==> flow/design.v <==
`timescale 1ns / 1ps
module adder(
    input [31:0] in_a, in_b,
    output [31:0] out
    );
    assign out = in_a + in_b;
endmodule
`timescale 1ns / 1ps
module pc(pc_cur, pc_nxt, clk, rst, StallF);
    input clk, rst;
    input StallF; 
    input [31:0] pc_nxt;
    output reg [31:0] pc_cur;
    always @(posedge clk or negedge rst) begin
        if (!rst) pc_cur <= 0;
        else if (StallF==0) pc_cur <= pc_nxt;
    end
endmodule
`timescale 1ns / 1ps
module FET_DEC_Reg(instrF, instrD, pcF, pcD, pc_plus4F, pc_plus4D, StallD, FlushD, clk,rst);
    input clk, rst;
    input StallD, FlushD;  
    input [31:0] instrF, pcF, pc_plus4F;
    output reg [31:0] instrD, pcD, pc_plus4D;
    always @(posedge clk or negedge rst) begin
        if (!rst) begin
            instrD <= 0;
            pcD <= 0;
            pc_plus4D <= 0;
        end
        else if (FlushD) begin
            instrD <= 0;
            pcD <= 0;
            pc_plus4D <= 0;
        end
        else if (StallD==0) begin
            instrD <= instrF;
            pcD <= pcF;
            pc_plus4D <= pc_plus4F;
        end
    end
endmodule
`timescale 1ns / 1ps
module fetch_cycle(clk, rst, pcTargetE, pcSrcE, instrD, pcD, pc_plus4D, StallF, StallD,FlushD, imem_addr, imem_data);
    input clk,rst;
    input pcSrcE;  
    input StallF, StallD, FlushD;  
    input [31:0] pcTargetE;
    output [31:0] instrD, pcD, pc_plus4D;
    output [31:0] imem_addr;
    input  [31:0] imem_data;
    wire [31:0] pc_nxt, pc_cur, pc_plus4F;
    wire [31:0] instrF;
    assign pc_nxt = (pcSrcE== 1'b0)? pc_plus4F : pcTargetE;
    pc program_counter (
                        .pc_nxt(pc_nxt),
                        .pc_cur(pc_cur),
                        .clk(clk),
                        .rst(rst),
                        .StallF(StallF)
                        );
    assign imem_addr = pc_cur;
    assign instrF    = imem_data;
    adder pc_adder (
                    .in_a(pc_cur),
                    .in_b(32'h00000004),
                    .out(pc_plus4F)
                    );
    FET_DEC_Reg F_D_Reg (
                         .instrF(instrF),
                         .instrD(instrD),
                         .pcF(pc_cur),
                         .pcD(pcD),
                         .pc_plus4F(pc_plus4F),
                         .pc_plus4D(pc_plus4D),
                         .StallD(StallD),
                         .FlushD(FlushD),
                         .clk(clk),
                         .rst(rst)
                         );
endmodule
`timescale 1ns / 1ps
module main_decoder(opcode, funct3, Branch, Jump, ResultSrc, MemWrite, ALUSrc, ImmSrc, MemSize, RegWrite, ALUop);
    input [6:0] opcode;
    input [2:0] funct3;
    output Branch, Jump, MemWrite, ALUSrc, RegWrite;
    output [1:0] ResultSrc, ImmSrc, ALUop;
    output reg [1:0] MemSize;
    reg [10:0] controles;
    assign {RegWrite,ImmSrc,ALUSrc,MemWrite,ResultSrc,Branch,ALUop,Jump}=controles;
    always @(*) begin
        MemSize=2'b00;
        case(opcode)
        7'b0000011: begin  
            controles = 11'b1_00_1_0_01_0_00_0;
            case(funct3)
            0: MemSize= 2'b01;  
            1: MemSize= 2'b10;  
            default: MemSize= 2'b11;  
            endcase
        end
        7'b0100011: begin  
            controles = 11'b0_01_1_1_00_0_00_0;
            case(funct3)
            0: MemSize= 2'b01;  
            1: MemSize= 2'b10;  
            default: MemSize= 2'b11;  
            endcase
        end
        7'b0110011: controles = 11'b1_00_0_0_00_0_10_0;  
        7'b1100011: controles = 11'b0_10_0_0_00_1_01_0;  
        7'b0010011: controles = 11'b1_00_1_0_00_0_10_0;  
        7'b1101111: controles = 11'b1_11_0_0_10_0_00_1;  
        default:    controles = 0;      
        endcase
    end
endmodule
`timescale 1ns / 1ps
module alu_decoder(ALUop, funct3, funct7_5, op5, ALUCtrl);
    input [1:0] ALUop;
    input funct7_5, op5;
    input [2:0] funct3;
    output reg [3:0] ALUCtrl;
    localparam      add=0,
                    sub=1,
                    AND=2,
                    OR=3,
                    XOR=4,
                    slt=5,
                    sltu=6,
                    sll=7,
                    srl=8,
                    sra=9;
    always @(*) begin
        ALUCtrl=0;
        case(ALUop)
        0: ALUCtrl = add;  
        1: ALUCtrl = sub;  
        2: begin
                case(funct3)
                0: ALUCtrl = (funct7_5 & op5)? sub:add;
                1: ALUCtrl = sll;
                2: ALUCtrl = slt;
                3: ALUCtrl = sltu;
                4: ALUCtrl = XOR;
                5: ALUCtrl = funct7_5? sra:srl;
                6: ALUCtrl = OR;
                7: ALUCtrl = AND;
                endcase
           end 
        endcase
    end
endmodule
`timescale 1ns / 1ps
module control_unit(op,funct3,funct7,RegWrite,ImmSrc,ALUSrc,MemWrite,ResultSrc,Branch,ALUCtrl,Jump,MemSize);
    input [6:0] op;
    input [2:0] funct3;
    input funct7;
    output Branch, Jump, MemWrite, ALUSrc, RegWrite;
    output [1:0] ResultSrc, ImmSrc, MemSize;
    output [3:0] ALUCtrl;
    wire [1:0] ALUop;
    main_decoder MainDec (
                          .opcode(op), 
                          .funct3(funct3), 
                          .Branch(Branch),
                          .Jump(Jump), 
                          .ResultSrc(ResultSrc), 
                          .MemWrite(MemWrite), 
                          .ALUSrc(ALUSrc), 
                          .ImmSrc(ImmSrc), 
                          .MemSize(MemSize), 
                          .RegWrite(RegWrite), 
                          .ALUop(ALUop)
                          );
    alu_decoder ALUDec (
                        .ALUop(ALUop), 
                        .funct3(funct3), 
                        .funct7_5(funct7), 
                        .op5(op[5]), 
                        .ALUCtrl(ALUCtrl)
                        );
endmodule
`timescale 1ns / 1ps
module register_file(clk,A1,A2,A3,WD3,WE3,RD1,RD2);
    input clk,WE3;
    input [4:0] A1,A2,A3;
    input [31:0] WD3;
    output [31:0] RD1,RD2;
    reg [31:0] reg_file [0:31];
    always @(negedge clk) begin
        if(WE3 && A3 != 0) reg_file[A3] <= WD3;
    end
    assign RD1 = (A1 == 0) ? 32'd0 : reg_file [A1];
    assign RD2 = (A2 == 0) ? 32'd0 : reg_file [A2];
endmodule
`timescale 1ns / 1ps
module imm_extend(imm, immSrc, immExt);
    input [24:0] imm;
    input [1:0] immSrc;
    output reg [31:0] immExt;
    always @(*) begin
        case(immSrc)
        0: immExt= {{20{imm[24]}}, imm[24:13]};  
        1: immExt= {{20{imm[24]}}, imm[24:18], imm[4:0]};  
        2: immExt= {{20{imm[24]}}, imm[0], imm[23:18], imm[4:1], 1'b0};  
        3: immExt= {{12{imm[24]}}, imm[12:5], imm[13], imm[23:14], 1'b0};  
        default: immExt=0;
        endcase
    end
endmodule
`timescale 1ns / 1ps
module DEC_EXC_Reg(RegWriteD,RegWriteE,ResultSrcD,ResultSrcE,MemWriteD,MemWriteE,JumpD,JumpE,
                   BranchD,BranchE,ALUCtrlD,ALUCtrlE,ALUSrcD,ALUSrcE,MemSizeD,MemSizeE,PCD,PCE,
                   Rs1D,Rs1E,Rs2D,Rs2E,RdD,RdE,ExtImmD,ExtImmE,PCPlus4D,PCPlus4E,StallE,FlushE,clk,rst,
                   RD1D,RD1E,RD2D,RD2E);
    input RegWriteD,MemWriteD,JumpD,BranchD,ALUSrcD,StallE,FlushE;
    input clk,rst;
    input [1:0] ResultSrcD,MemSizeD;
    input [3:0] ALUCtrlD;
    input [31:0] RD1D,RD2D,PCD,ExtImmD,PCPlus4D;
    input [4:0] Rs1D,Rs2D,RdD;
    output reg [4:0] Rs1E,Rs2E,RdE;
    output reg [31:0] RD1E,RD2E,PCE,ExtImmE,PCPlus4E;
    output reg [3:0] ALUCtrlE;
    output reg [1:0] ResultSrcE,MemSizeE;
    output reg RegWriteE,MemWriteE,JumpE,BranchE,ALUSrcE;
    always @(posedge clk or negedge rst) begin
        if (!rst) begin
            RegWriteE <= 0;
            ResultSrcE <= 0;
            MemWriteE <= 0;
            JumpE <= 0;
            BranchE <= 0;
            ALUCtrlE <= 0;
            ALUSrcE <= 0;
            MemSizeE <= 0;
            RD1E <= 0;
            RD2E <= 0;
            PCE <= 0;
            Rs1E <= 0;
            Rs2E <= 0;
            RdE <= 0;
            ExtImmE <= 0;
            PCPlus4E <= 0;
        end
        else if (FlushE) begin
            RegWriteE <= 0;
            ResultSrcE <= 0;
            MemWriteE <= 0;
            JumpE <= 0;
            BranchE <= 0;
            ALUCtrlE <= 0;
            ALUSrcE <= 0;
            MemSizeE <= 0;
            RD1E <= 0;
            RD2E <= 0;
            PCE <= 0;
            Rs1E <= 0;
            Rs2E <= 0;
            RdE <= 0;
            ExtImmE <= 0;
            PCPlus4E <= 0;
        end
        else begin
            if (StallE == 0) begin
                RegWriteE <= RegWriteD;
                ResultSrcE <= ResultSrcD;
                MemWriteE <= MemWriteD;
                JumpE <= JumpD;
                BranchE <= BranchD;
                ALUCtrlE <= ALUCtrlD;
                ALUSrcE <= ALUSrcD;
                MemSizeE <= MemSizeD;
                RD1E <= RD1D;
                RD2E <= RD2D;
                PCE <= PCD;
                Rs1E <= Rs1D;
                Rs2E <= Rs2D;
                RdE <= RdD;
                ExtImmE <= ExtImmD;
                PCPlus4E <= PCPlus4D;
            end
        end
    end
endmodule
`timescale 1ns / 1ps
module decode_cycle(clk,rst,instrD,pcD,pc_plus4D,  
                    RegWriteW,RdW,ResultW,  
                    StallE,FlushE,  
                    RegWriteE,ResultSrcE,MemWriteE,JumpE,BranchE,ALUCtrlE,ALUSrcE,MemSizeE,  
                    RD1E,RD2E,pcE,Rs1E,Rs2E,RdE,ExtImmE,pc_plus4E);  
    input  clk,rst,RegWriteW,StallE,FlushE;
    input  [4:0] RdW;
    input  [31:0] instrD, pcD, pc_plus4D, ResultW;
    output [1:0] ResultSrcE, MemSizeE;
    output [3:0] ALUCtrlE;
    output [4:0] Rs1E,Rs2E,RdE;
    output [31:0] RD1E,RD2E,pcE,ExtImmE,pc_plus4E;
    output RegWriteE,MemWriteE,JumpE,BranchE,ALUSrcE;
    wire        RegWriteD,MemWriteD,JumpD,BranchD,ALUSrcD;
    wire [1:0]  ResultSrcD, ImmSrcD, MemSizeD;
    wire [3:0]  ALUCtrlD;
    wire [31:0] RD1D,RD2D,PCD,ImmExtD;
    wire [4:0]  Rs1D,Rs2D,RdD;
    assign PCD  = pcD;
    assign Rs1D = instrD[19:15];
    assign Rs2D = instrD[24:20];
    assign RdD = instrD[11:7];
    control_unit ControlUnit(
                             .op(instrD[6:0]),
                             .funct3(instrD[14:12]),
                             .funct7(instrD[30]),
                             .RegWrite(RegWriteD),
                             .ImmSrc(ImmSrcD),
                             .ALUSrc(ALUSrcD),
                             .MemWrite(MemWriteD),
                             .ResultSrc(ResultSrcD),
                             .Branch(BranchD),
                             .ALUCtrl(ALUCtrlD),
                             .Jump(JumpD),
                             .MemSize(MemSizeD)
                             );
    register_file RegFile (
                           .clk(clk),
                           .A1(instrD[19:15]),
                           .A2(instrD[24:20]),
                           .A3(RdW),
                           .WD3(ResultW),
                           .WE3(RegWriteW),
                           .RD1(RD1D),
                           .RD2(RD2D)
                           );
    imm_extend ImmExt (
                       .imm(instrD[31:7]), 
                       .immSrc(ImmSrcD), 
                       .immExt(ImmExtD)
                       );
    DEC_EXC_Reg D_E_Reg (
                         .RegWriteD(RegWriteD),
                         .RegWriteE(RegWriteE),
                         .ResultSrcD(ResultSrcD),
                         .ResultSrcE(ResultSrcE),
                         .MemWriteD(MemWriteD),
                         .MemWriteE(MemWriteE),
                         .JumpD(JumpD),
                         .JumpE(JumpE),
                         .BranchD(BranchD),
                         .BranchE(BranchE),
                         .ALUCtrlD(ALUCtrlD),
                         .ALUCtrlE(ALUCtrlE),
                         .ALUSrcD(ALUSrcD),
                         .ALUSrcE(ALUSrcE),
                         .MemSizeD(MemSizeD),
                         .MemSizeE(MemSizeE),
                         .PCD(pcD),
                         .PCE(pcE),
                         .Rs1D(instrD[19:15]),
                         .Rs1E(Rs1E),
                         .Rs2D(instrD[24:20]),
                         .Rs2E(Rs2E),
                         .RdD(instrD[11:7]),
                         .RdE(RdE),
                         .ExtImmD(ImmExtD),
                         .ExtImmE(ExtImmE),
                         .PCPlus4D(pc_plus4D),
                         .PCPlus4E(pc_plus4E),
                         .StallE(StallE),
                         .FlushE(FlushE),
                         .RD1D(RD1D),
                         .RD1E(RD1E),
                         .RD2D(RD2D),
                         .RD2E(RD2E),
                         .clk(clk),
                         .rst(rst)
                         );
endmodule
`timescale 1ns / 1ps
module hazard_unit(Rs1D,Rs2D,Rs1E,Rs2E,RdE,PCSrcE,ResultSrcE0,RdM,RegWriteM,RdW,RegWriteW,proc_ready,PENABLE,IsPerM,  
                   StallF,StallD,StallE,StallM,FlushD,FlushE,FlushW,ForwardAE,ForwardBE  
                   );
        input            PCSrcE,ResultSrcE0,RegWriteM,RegWriteW,proc_ready,PENABLE,IsPerM;
        input      [4:0] Rs1D,Rs2D,Rs1E,Rs2E,RdE,RdM,RdW;
        output reg       StallF,StallD,StallE,StallM,FlushD,FlushE,FlushW;
        output reg [1:0] ForwardAE,ForwardBE;
        reg lwStall,perStall;
        always @(*) begin
            if ((Rs1E==RdM) && RegWriteM && Rs1E!=0) ForwardAE = 2'b10;  
            else if ((Rs1E==RdW) && RegWriteW && Rs1E!=0) ForwardAE = 2'b01;  
            else ForwardAE = 2'b00;
            if ((Rs2E==RdM) && RegWriteM && Rs2E!=0) ForwardBE = 2'b10;  
            else if ((Rs2E==RdW) && RegWriteW && Rs2E!=0) ForwardBE = 2'b01;  
            else ForwardBE = 2'b00;
            lwStall = ResultSrcE0 & ((Rs1D==RdE) | (Rs2D==RdE));
            perStall = !proc_ready;
            perStall = IsPerM && (!PENABLE || !proc_ready);
            {FlushE,FlushD,StallD,StallF,StallE,StallM,FlushW} = {lwStall|PCSrcE,PCSrcE,lwStall|perStall,lwStall|perStall,perStall,perStall,perStall};
         end
endmodule
`timescale 1ns / 1ps
module ALU(SrcA, SrcB, ALUResult, Zero, ALUCtrl);
    input [31:0] SrcA, SrcB;
    input [3:0] ALUCtrl;
    output reg [31:0] ALUResult;
    output Zero;
    assign Zero = (!(SrcA-SrcB))? 1 : 0;
    always @(*) begin
        ALUResult = 0;
        case(ALUCtrl)
        0:       ALUResult = SrcA + SrcB;                      
        1:       ALUResult = SrcA - SrcB;                      
        2:       ALUResult = SrcA & SrcB;                      
        3:       ALUResult = SrcA | SrcB;                      
        4:       ALUResult = SrcA ^ SrcB;                      
        5:       ALUResult = ($signed(SrcA) < $signed(SrcB));  
        6:       ALUResult = SrcA < SrcB;                      
        7:       ALUResult = SrcA << SrcB[4:0];                
        8:       ALUResult = SrcA >> SrcB[4:0];                
        9:       ALUResult = $signed(SrcA) >>> SrcB[4:0];              
        endcase
    end
endmodule
`timescale 1ns / 1ps
module EXE_MEM_Reg(clk,rst,RegWriteE,ResultSrcE,MemWriteE,MemSizeE,ALUResultE,WriteDataE,RdE,PCPlus4E,IsPerE,   
                           RegWriteM,ResultSrcM,MemWriteM,MemSizeM,ALUResultM,WriteDataM,RdM,PCPlus4M,IsPerM,    
                           StallM);  
    input             clk,rst;
    input             StallM;
    input             RegWriteE,MemWriteE,IsPerE;
    input      [1:0]  ResultSrcE, MemSizeE;
    input      [4:0]  RdE;
    input      [31:0] ALUResultE,WriteDataE,PCPlus4E;
    output reg        RegWriteM,MemWriteM,IsPerM;
    output reg [1:0]  ResultSrcM, MemSizeM;
    output reg [4:0]  RdM;
    output reg [31:0] ALUResultM,WriteDataM,PCPlus4M;
    always @(posedge clk or negedge rst) begin
        if(!rst) begin
            RegWriteM <= 0;
            ResultSrcM <= 0;
            MemWriteM <= 0;
            MemSizeM <= 0;
            ALUResultM <= 0;
            WriteDataM <= 0;
            RdM <= 0;
            PCPlus4M <= 0;
            IsPerM <= 0;
        end
        else begin
            if (StallM==0) begin
                RegWriteM <= RegWriteE;
                ResultSrcM <= ResultSrcE;
                MemWriteM <= MemWriteE;
                MemSizeM <= MemSizeE;
                ALUResultM <= ALUResultE;
                WriteDataM <= WriteDataE;
                RdM <= RdE;
                PCPlus4M <= PCPlus4E;
                IsPerM <= IsPerE;
            end
        end
    end    
endmodule
`timescale 1ns / 1ps
module execute_cycle(clk,rst,RegWriteE,ResultSrcE,MemWriteE,JumpE,BranchE,ALUCtrlE,ALUSrcE,ExtImmE,MemSizeE,  
                     RD1E,RD2E,PCE,Rs1E,Rs2E,RdE,PCPlus4E,ResultW,  
                     StallM,ForwardAE,ForwardBE,  
                     RegWriteM,ResultSrcM,MemWriteM,MemSizeM,ALUResultM,WriteDataM,RdM,PCPlus4M,PCTargetE,PCSrcE,IsPerM,transEn  
                     );
    input         clk,rst;
    input         RegWriteE,MemWriteE,JumpE,BranchE,ALUSrcE,StallM;
    input  [1:0]  ForwardAE, ForwardBE;
    input  [1:0]  ResultSrcE,MemSizeE;
    input  [3:0]  ALUCtrlE;
    input  [4:0]  Rs1E,Rs2E,RdE;
    input  [31:0] RD1E,RD2E,PCE,ExtImmE,PCPlus4E,ResultW;
    output        RegWriteM,MemWriteM,PCSrcE;
    output [1:0]  ResultSrcM, MemSizeM;
    output [4:0]  RdM;
    output [31:0] ALUResultM,WriteDataM,PCPlus4M,PCTargetE;
    output        transEn, IsPerM;  
    wire        ZeroE;
    reg         IsPerE;
    reg  [31:0] SrcAE,SrcBE,SrcBE_WriteDataE;
    wire [31:0] WriteDataE,ALUResultE,ALUResultM_in;
    always @(*) begin
        SrcAE = 0;
        SrcBE = 0;
        SrcBE_WriteDataE = 0;
        IsPerE = 0;
        case (ForwardAE)
        0: SrcAE = RD1E;
        1: SrcAE = ResultW;
        2: SrcAE = ALUResultM_in;
        endcase
        case (ForwardBE)
        0: SrcBE_WriteDataE = RD2E;
        1: SrcBE_WriteDataE = ResultW;
        2: SrcBE_WriteDataE = ALUResultM_in;
        endcase
        case (ALUSrcE)
        0: SrcBE = SrcBE_WriteDataE;
        1: SrcBE = ExtImmE;
        endcase
        if ((ResultSrcE[0] || MemWriteE))
            if(ALUResultE > 511)
                IsPerE = 1;
    end 
    ALU ALU(
            .SrcA(SrcAE),
            .SrcB(SrcBE),
            .ALUResult(ALUResultE),
            .Zero(ZeroE),
            .ALUCtrl(ALUCtrlE)
            );
    adder PCTargetAdder (
                         .in_a(PCE),
                         .in_b(ExtImmE),
                         .out(PCTargetE)
                         );
    EXE_MEM_Reg E_M_Reg (
                         .clk(clk),
                         .rst(rst),
                         .RegWriteE(RegWriteE),
                         .ResultSrcE(ResultSrcE),
                         .MemWriteE(MemWriteE),
                         .MemSizeE(MemSizeE),
                         .ALUResultE(ALUResultE),
                         .WriteDataE(WriteDataE),
                         .RdE(RdE),
                         .PCPlus4E(PCPlus4E),
                         .RegWriteM(RegWriteM),
                         .ResultSrcM(ResultSrcM),
                         .MemWriteM(MemWriteM),
                         .MemSizeM(MemSizeM),
                         .ALUResultM(ALUResultM),
                         .WriteDataM(WriteDataM),
                         .RdM(RdM),
                         .PCPlus4M(PCPlus4M),
                         .IsPerM(IsPerM),
                         .IsPerE(IsPerE),
                         .StallM(StallM)
                         );
    assign WriteDataE = SrcBE_WriteDataE;
    assign PCSrcE = (ZeroE & BranchE) | JumpE;
    assign ALUResultM_in = ALUResultM;
    assign transEn = IsPerE;
endmodule
`timescale 1ns / 1ps
module MEM_WB_Reg(clk,rst,RegWriteM,ResultSrcM,ALUResultM,ReadDataM,RdM,PCPlus4M,  
                          RegWriteW,ResultSrcW,ALUResultW,ReadDataW,RdW,PCPlus4W,  
                          FlushW  
                  );
    input             clk,rst;
    input             FlushW;
    input             RegWriteM;
    input      [1:0]  ResultSrcM;
    input      [4:0]  RdM;
    input      [31:0] ALUResultM,ReadDataM,PCPlus4M;    
    output reg        RegWriteW;
    output reg [1:0]  ResultSrcW;
    output reg [4:0]  RdW;
    output reg [31:0] ALUResultW,ReadDataW,PCPlus4W;
    always @(posedge clk or negedge rst) begin
        if (!rst) begin
            RegWriteW <= 0;
            ResultSrcW <= 0;
            RdW <= 0;
            ALUResultW <= 0;
            ReadDataW <= 0;
            PCPlus4W <= 0;
        end
        else if (FlushW) begin
            RegWriteW <= 0;
            ResultSrcW <= 0;
            RdW <= 0;
            ALUResultW <= 0;
            ReadDataW <= 0;
            PCPlus4W <= 0;
        end
        else begin
            RegWriteW <= RegWriteM;
            ResultSrcW <=  ResultSrcM;
            RdW <= RdM;
            ALUResultW <= ALUResultM;
            ReadDataW <= ReadDataM;
            PCPlus4W <= PCPlus4M;
        end
    end
endmodule
`timescale 1ns / 1ps
module memory_cycle(RegWriteM,ResultSrcM,MemWriteM,MemSizeM,  
                    clk,rst,ALUResultM,WriteDataM,RdM,PCPlus4M,IsPerM,  
                    RegWriteW,ResultSrcW,ALUResultW,ReadDataW,RdW,PCPlus4W,  
                    FlushW,  
                    dmem_addr,dmem_wdata,dmem_we,dmem_size,dmem_rdata  
                    );
    input         clk,rst;
    input         FlushW;
    input         RegWriteM,MemWriteM,IsPerM;
    input  [1:0]  ResultSrcM,MemSizeM;
    input  [4:0]  RdM;
    input  [31:0] ALUResultM,WriteDataM,PCPlus4M;
    output        RegWriteW;
    output [1:0]  ResultSrcW;
    output [4:0]  RdW;
    output [31:0] ALUResultW,ReadDataW,PCPlus4W;
    output [31:0] dmem_addr, dmem_wdata;
    output        dmem_we;
    output [1:0]  dmem_size;
    input  [31:0] dmem_rdata;
    wire [31:0] ReadDataM, RD;
    assign dmem_addr  = ALUResultM;
    assign dmem_wdata = WriteDataM;
    assign dmem_we    = MemWriteM;
    assign dmem_size  = MemSizeM;
    assign RD = (MemSizeM==1)? {{24{dmem_rdata[7]}},dmem_rdata[7:0]}:
                (MemSizeM==2)? {{16{dmem_rdata[15]}},dmem_rdata[15:0]}:
                dmem_rdata;
    assign ReadDataM = RD;
    MEM_WB_Reg M_WB_Reg(
                        .clk(clk),
                        .rst(rst),
                        .RegWriteM(RegWriteM),
                        .ResultSrcM(ResultSrcM),
                        .ALUResultM(ALUResultM),
                        .ReadDataM(ReadDataM),
                        .RdM(RdM),
                        .PCPlus4M(PCPlus4M),
                        .RegWriteW(RegWriteW),
                        .ResultSrcW(ResultSrcW),
                        .ALUResultW(ALUResultW),
                        .ReadDataW(ReadDataW),
                        .RdW(RdW),
                        .PCPlus4W(PCPlus4W),
                        .FlushW(FlushW)
                       );
endmodule
`timescale 1ns / 1ps
module writeback_cycle(RegWriteW,ResultSrcW,  
                       ALUResultW,ReadDataW,RdW,PCPlus4W,  
                       ResultW  
                       );
    input             RegWriteW;
    input      [1:0]  ResultSrcW;
    input      [4:0]  RdW;
    input      [31:0] ALUResultW,ReadDataW,PCPlus4W;
    output reg [31:0] ResultW;
    always@(*) begin
        case(ResultSrcW)
        0: ResultW = ALUResultW;
        1: ResultW = ReadDataW;
        2: ResultW = PCPlus4W;
        3: ResultW = 0;
        endcase
    end
endmodule
`timescale 1ns / 1ps
module rv32i_core(clk,rst,imem_data,dmem_rdata,  
                  imem_addr,dmem_addr,dmem_wdata,dmem_we,dmem_size  
                  );
    input         clk,rst;
    input  [31:0] imem_data;
    input  [31:0] dmem_rdata;
    output [31:0] imem_addr;
    output [31:0] dmem_addr;
    output [31:0] dmem_wdata;
    output        dmem_we;
    output [1:0]  dmem_size;
    wire        StallF,StallD,StallE,StallM,FlushD,FlushE,FlushW;
    wire [1:0]  ForwardAE,ForwardBE;
    wire        PCSrcE;
    wire [31:0] instrD,PCD,PCPlus4D;
    wire        RegWriteE,MemWriteE,JumpE,BranchE,ALUSrcE;
    wire [1:0]  ResultSrcE, MemSizeE;
    wire [3:0]  ALUCtrlE;
    wire [4:0]  Rs1E,Rs2E,RdE;
    wire [31:0] RD1E,RD2E,PCE,ExtImmE,PCPlus4E;
    wire        RegWriteM,MemWriteM,IsPerM;
    wire [1:0]  ResultSrcM, MemSizeM;
    wire [4:0]  RdM;
    wire [31:0] ALUResultM,WriteDataM,PCPlus4M,PCTargetE;
    wire        RegWriteW;
    wire [1:0]  ResultSrcW;
    wire [4:0]  RdW;
    wire [31:0] ALUResultW,ReadDataW,PCPlus4W;
    wire [31:0] ResultW;
    hazard_unit Hazard_Unit (
                             .Rs1D(instrD[19:15]),
                             .Rs2D(instrD[24:20]),
                             .Rs1E(Rs1E),
                             .Rs2E(Rs2E),
                             .RdE(RdE),
                             .PCSrcE(PCSrcE),
                             .ResultSrcE0(ResultSrcE[0]),
                             .RdM(RdM),
                             .RegWriteM(RegWriteM),
                             .RdW(RdW),
                             .RegWriteW(RegWriteW),
                             .proc_ready(1'b1),
                             .PENABLE(1'b1),
                             .IsPerM(1'b0), 
                             .StallF(StallF),
                             .StallD(StallD),
                             .StallE(StallE),
                             .StallM(StallM),
                             .FlushD(FlushD),
                             .FlushE(FlushE),
                             .FlushW(FlushW),
                             .ForwardAE(ForwardAE),
                             .ForwardBE(ForwardBE)
                            );
    fetch_cycle Fetch (
                       .clk(clk),
                       .rst(rst),
                       .pcTargetE(PCTargetE),
                       .pcSrcE(PCSrcE),
                       .instrD(instrD),
                       .pcD(PCD),
                       .pc_plus4D(PCPlus4D),
                       .StallF(StallF),
                       .StallD(StallD),
                       .FlushD(FlushD),
                       .imem_addr(imem_addr),
                       .imem_data(imem_data)
                       );
       decode_cycle Decode (
                            .clk(clk),
                            .rst(rst),
                            .instrD(instrD),
                            .pcD(PCD),
                            .pc_plus4D(PCPlus4D), 
                            .RegWriteW(RegWriteW),
                            .RdW(RdW),
                            .ResultW(ResultW), 
                            .StallE(StallE),
                            .FlushE(FlushE), 
                            .RegWriteE(RegWriteE),
                            .ResultSrcE(ResultSrcE),
                            .MemWriteE(MemWriteE),
                            .JumpE(JumpE),
                            .BranchE(BranchE),
                            .ALUCtrlE(ALUCtrlE),
                            .ALUSrcE(ALUSrcE),
                            .MemSizeE(MemSizeE), 
                            .RD1E(RD1E),
                            .RD2E(RD2E),
                            .pcE(PCE),
                            .Rs1E(Rs1E),
                            .Rs2E(Rs2E),
                            .RdE(RdE),
                            .ExtImmE(ExtImmE),
                            .pc_plus4E(PCPlus4E)
                            ); 
       execute_cycle Execute (
                              .clk(clk),
                              .rst(rst),
                              .RegWriteE(RegWriteE),
                              .ResultSrcE(ResultSrcE),
                              .MemWriteE(MemWriteE),
                              .JumpE(JumpE),
                              .BranchE(BranchE),
                              .ALUCtrlE(ALUCtrlE),
                              .ALUSrcE(ALUSrcE),
                              .ExtImmE(ExtImmE),
                              .MemSizeE(MemSizeE),
                              .RD1E(RD1E),
                              .RD2E(RD2E),
                              .PCE(PCE),
                              .Rs1E(Rs1E),
                              .Rs2E(Rs2E),
                              .RdE(RdE),
                              .PCPlus4E(PCPlus4E),
                              .ResultW(ResultW), 
                              .StallM(StallM),
                              .ForwardAE(ForwardAE),
                              .ForwardBE(ForwardBE), 
                              .RegWriteM(RegWriteM),
                              .ResultSrcM(ResultSrcM),
                              .MemWriteM(MemWriteM),
                              .MemSizeM(MemSizeM),
                              .ALUResultM(ALUResultM),
                              .WriteDataM(WriteDataM),
                              .RdM(RdM),
                              .PCPlus4M(PCPlus4M),
                              .PCTargetE(PCTargetE),  
                              .PCSrcE(PCSrcE),  
                              .IsPerM(),
                              .transEn()
                             );
       memory_cycle Memory (
                            .RegWriteM(RegWriteM),
                            .ResultSrcM(ResultSrcM),
                            .MemWriteM(MemWriteM),
                            .MemSizeM(MemSizeM), 
                            .clk(clk),
                            .rst(rst),
                            .ALUResultM(ALUResultM),
                            .WriteDataM(WriteDataM),
                            .RdM(RdM),
                            .PCPlus4M(PCPlus4M),
                            .IsPerM(1'b0),
                            .FlushW(FlushW),
                            .RegWriteW(RegWriteW),  
                            .ResultSrcW(ResultSrcW),
                            .ALUResultW(ALUResultW),
                            .ReadDataW(ReadDataW),
                            .RdW(RdW),  
                            .PCPlus4W(PCPlus4W),
                            .dmem_addr(dmem_addr),
                            .dmem_wdata(dmem_wdata),
                            .dmem_we(dmem_we),
                            .dmem_size(dmem_size),
                            .dmem_rdata(dmem_rdata)
                           );
    writeback_cycle Write_Back (
                                .RegWriteW(RegWriteW),
                                .ResultSrcW(ResultSrcW), 
                                .ALUResultW(ALUResultW),
                                .ReadDataW(ReadDataW),
                                .RdW(RdW),
                                .PCPlus4W(PCPlus4W), 
                                .ResultW(ResultW)  
                           );
endmodule
Tool chain data of rv32i_core
Tool output for the design above, in the order of the flow.
Line numbers count from 1 in the design file above.
Operators: Yosys type, input widths -> output width; for muxes data width and select width s.
Cell names lack the library's common part.
The mark -- stands for no value.
- design top: rv32i_core
- clock input: clk
- cell library: sky130hd
- corner: tt_025C_1v80

Word level
Yosys after proc, flatten, opt, wreduce and memory -nomap, before mapping. Memory bits, and registers merged into a memory's read port (data or address), are not among the register bits. Print and check cells are not counted.
Yosys's memory passes give these memory sizes; they may raise the number of words (mostly to a power of two), join words into wider ones and drop unused or constant bits.
- register bits at 527
- noted output and inout bits: 99
- clocked read ports x word width at 0
- noted input bits: 66
- bits in read-only memories at 0
- bits in writable memories: 1024
- memory cells: 1
- noted latch bits: 0
- $mul at 0
- bitwise operators at 10
- equal/unequal tests: 43
- noted add/subtract/negate cells: 4
- $lt $le $gt $ge: 2
- noted divide/modulo/power cells: 0
- shift operators at 3
- reductions and logical operators at 22
- mux-type cells at 48
- memory list (memory ; depth ; bits a word ; rd ports ; wr ports ; RTL line ; text):
    Decode.RegFile.reg_file ; 32 ; 32 ; 2 ; 1 ; 190 ; reg [31:0] reg_file [0:31];
- operator list (operator ; number):
    $mux 32 ; 17
    $pmux 32 s10 ; 1
    $pmux 32 s4 ; 2
    $pmux 32 s3 ; 2
    $pmux 11 s6 ; 1
    $add 32x32->32 ; 2
    $lt 32x32->1 ; 2
    $pmux 32 s2 ; 1
    $add 32x3->32 const B ; 1
    $sub 32x32->32 ; 1
    $and 32x32->32 ; 1
    $or 32x32->32 ; 1
    $xor 32x32->32 ; 1
    $shl 32x5->32 ; 1
    $shr 32x5->32 ; 1
    $sshr 32x5->32 ; 1
    $logic_not 32->1 ; 1
    $pmux 4 s8 ; 1
    $eq 5x5->1 ; 6
    $mux 5 ; 4
    $eq 2x2->1 const B ; 8
    $eq 4x3->1 const B ; 4
    $reduce_bool 5->1 ; 3
    $eq 7x6->1 const B ; 2
    $eq 7x7->1 const B ; 2
    $eq 2x1->1 const B ; 6
    $eq 3x3->1 const B ; 4
    $mux 1 ; 11
Not listed: further kinds 21, cells in them 44.

Logic depth
Longest topological path by Yosys (ltp), each cell counted once; first at word level (registers and memories cut), then after technology mapping (sequential cells cut; the memories' decode and read muxes count).
- depth after elaboration at 15
- ABC_AREA: 0
- depth in mapped cells: 26
- noted gate-level depth less buffers: 20

After synthesis
The flow's flattened synthesis, as Yosys stat reports it; memories are mapped. The netlist is that of the ABC_AREA named above (0 if unset); the other value can give another one.
Totals and module areas in this step are rounded.
- cells by type (cell type ; number ; total area (sq um)):
    edfxtp_1 ; 1024 ; 3.07E+04
    mux4_2 ; 645 ; 1.45E+04
    dfrtp_1 ; 516 ; 1.29E+04
    mux2i_1 ; 187 ; 1.87E+03
    nand2_1 ; 456 ; 1.71E+03
    ha_1 ; 129 ; 1.61E+03
    nor2_1 ; 318 ; 1.19E+03
    a21oi_1 ; 218 ; 1.09E+03
    o21ai_0 ; 214 ; 1.07E+03
    clkbuf_1 ; 256 ; 960.922
    and3_1 ; 110 ; 688.16
    a22oi_1 ; 83 ; 623.098
    xnor2_1 ; 66 ; 578.054
    inv_1 ; 124 ; 465.446
    mux2_2 ; 39 ; 439.171
    nor3_1 ; 87 ; 435.418
    a211oi_1 ; 54 ; 405.389
    o22ai_1 ; 56 ; 350.336
Other cell types: 87; their cells: 815.
- noted mapped flip-flops: 1541
- sequential area at 44000 sq um
- buffer cells: 398
- cell area after synthesis: 78000 sq um
- standard cells after synthesis at 5397
The figures by module come from a second, unflattened synthesis with its own total; it is not the netlist above.
- cell total of the unflattened synthesis at 6176
- noted area (unflattened synthesis): 85000 sq um
Rows give one instance, submodules left out.
- modules (module ; times used ; cells ; area (sq um) ; seq. area (sq um)):
    register_file ; 1 ; 2280 ; 47000 ; 31000
    ALU ; 1 ; 1372 ; 8700 ; 0.0
    DEC_EXC_Reg ; 1 ; 606 ; 7600 ; 4700
    EXE_MEM_Reg ; 1 ; 228 ; 4100 ; 2700
    FET_DEC_Reg ; 1 ; 310 ; 3900 ; 2400
    adder ; 2 ; 232 ; 1700 ; 0.0
    MEM_WB_Reg ; 1 ; 219 ; 3300 ; 2600
    execute_cycle ; 1 ; 231 ; 2000 ; 0.0
    pc ; 1 ; 68 ; 1300 ; 800
    memory_cycle ; 1 ; 137 ; 1200 ; 0.0
    writeback_cycle ; 1 ; 77 ; 790 ; 0.0
    fetch_cycle ; 1 ; 38 ; 550 ; 0.0
    hazard_unit ; 1 ; 60 ; 450 ; 0.0
    imm_extend ; 1 ; 39 ; 320 ; 0.0
Further modules, not shown: 5.

## Implementation results

5 stored runs of rv32i_core in the flow (synthesis by Yosys, layout by OpenROAD, sky130hd cells), in arbitrary order. Constraints: input delay and output delay 20% of the set period each, output load 0.01 pF.
"clock period reached" is the run's clock period less its worst setup slack. It is reckoned from that one timing run; input and output delays stay at 20% of the period that was set.
"time on the worst setup path": the worst setup path's part of the clock period (all of it between registers, 20% less for each end at a port) less its slack. A launch clock that arrives late makes it longer, a capture clock that arrives late makes it shorter.
"power consumption" is the tool's figure for a default switching activity; nothing was simulated.
The measured numbers are rounded.

Run A
Settings were ABC_AREA = 0; CORE_UTILIZATION = 68; GPL_TIMING_DRIVEN = 0; PLACE_DENSITY = 0.36; SETUP_SLACK_MARGIN = 0.03; TNS_END_PERCENT = 75; period_ns = 6.52; CAP_MARGIN = 20; CORE_MARGIN = 2; SLEW_MARGIN = 20
- no results, routing failed with GRT-0116

Run B
Settings were ABC_AREA = 1; CELL_PAD_IN_SITES_DETAIL_PLACEMENT = 2; CORE_UTILIZATION = 52; CTS_CLUSTER_DIAMETER = 183; GPL_ROUTABILITY_DRIVEN = 0; GPL_TIMING_DRIVEN = 0; MIN_ROUTING_LAYER = met2; SLEW_MARGIN = 5; period_ns = 12.3; CAP_MARGIN = 20; CORE_MARGIN = 2
- no results, placement failed with DPL-0033

Run C
Settings were ABC_AREA = 1; CAP_MARGIN = 0; CELL_PAD_IN_SITES_DETAIL_PLACEMENT = 2; CORE_UTILIZATION = 71; CTS_CLUSTER_DIAMETER = 183; CTS_CLUSTER_SIZE = 35; GPL_ROUTABILITY_DRIVEN = 0; GPL_TIMING_DRIVEN = 0; MAX_ROUTING_LAYER = met4; MIN_ROUTING_LAYER = met2; SLEW_MARGIN = 5; period_ns = 12.3; CORE_MARGIN = 2
- no results, placement failed with a tool error

Run D
Settings were ABC_AREA = 1; CELL_PAD_IN_SITES_DETAIL_PLACEMENT = 1; CORE_UTILIZATION = 40; CTS_CLUSTER_DIAMETER = 183; GPL_ROUTABILITY_DRIVEN = 0; MIN_ROUTING_LAYER = met2; SLEW_MARGIN = 5; period_ns = 12.3; CAP_MARGIN = 20; CORE_MARGIN = 2
- no results, routing failed with GRT-0116

Run E
Settings were CAP_MARGIN = 5; CORE_ASPECT_RATIO = 1.33; CORE_MARGIN = 4; CORE_UTILIZATION = 28; GPL_TIMING_DRIVEN = 0; PLACE_DENSITY = 0.6; TNS_END_PERCENT = 100; period_ns = 7.11; SLEW_MARGIN = 20
- area of the synthesized netlist at 78000 sq um
- die footprint: 290000 sq um
- std-cell area (final layout): 98000 sq um
- setup slack of the critical path: -0.018 ns
- post-route setup TNS: -0.026 ns
- noted the worst hold slack in the final report: 0.33 ns
- noted the power consumption: 0.031 W
- clock period reached: 7.128 ns
- time on the worst setup path at 7.13 ns
- class of the worst setup path: flip-flop to flip-flop
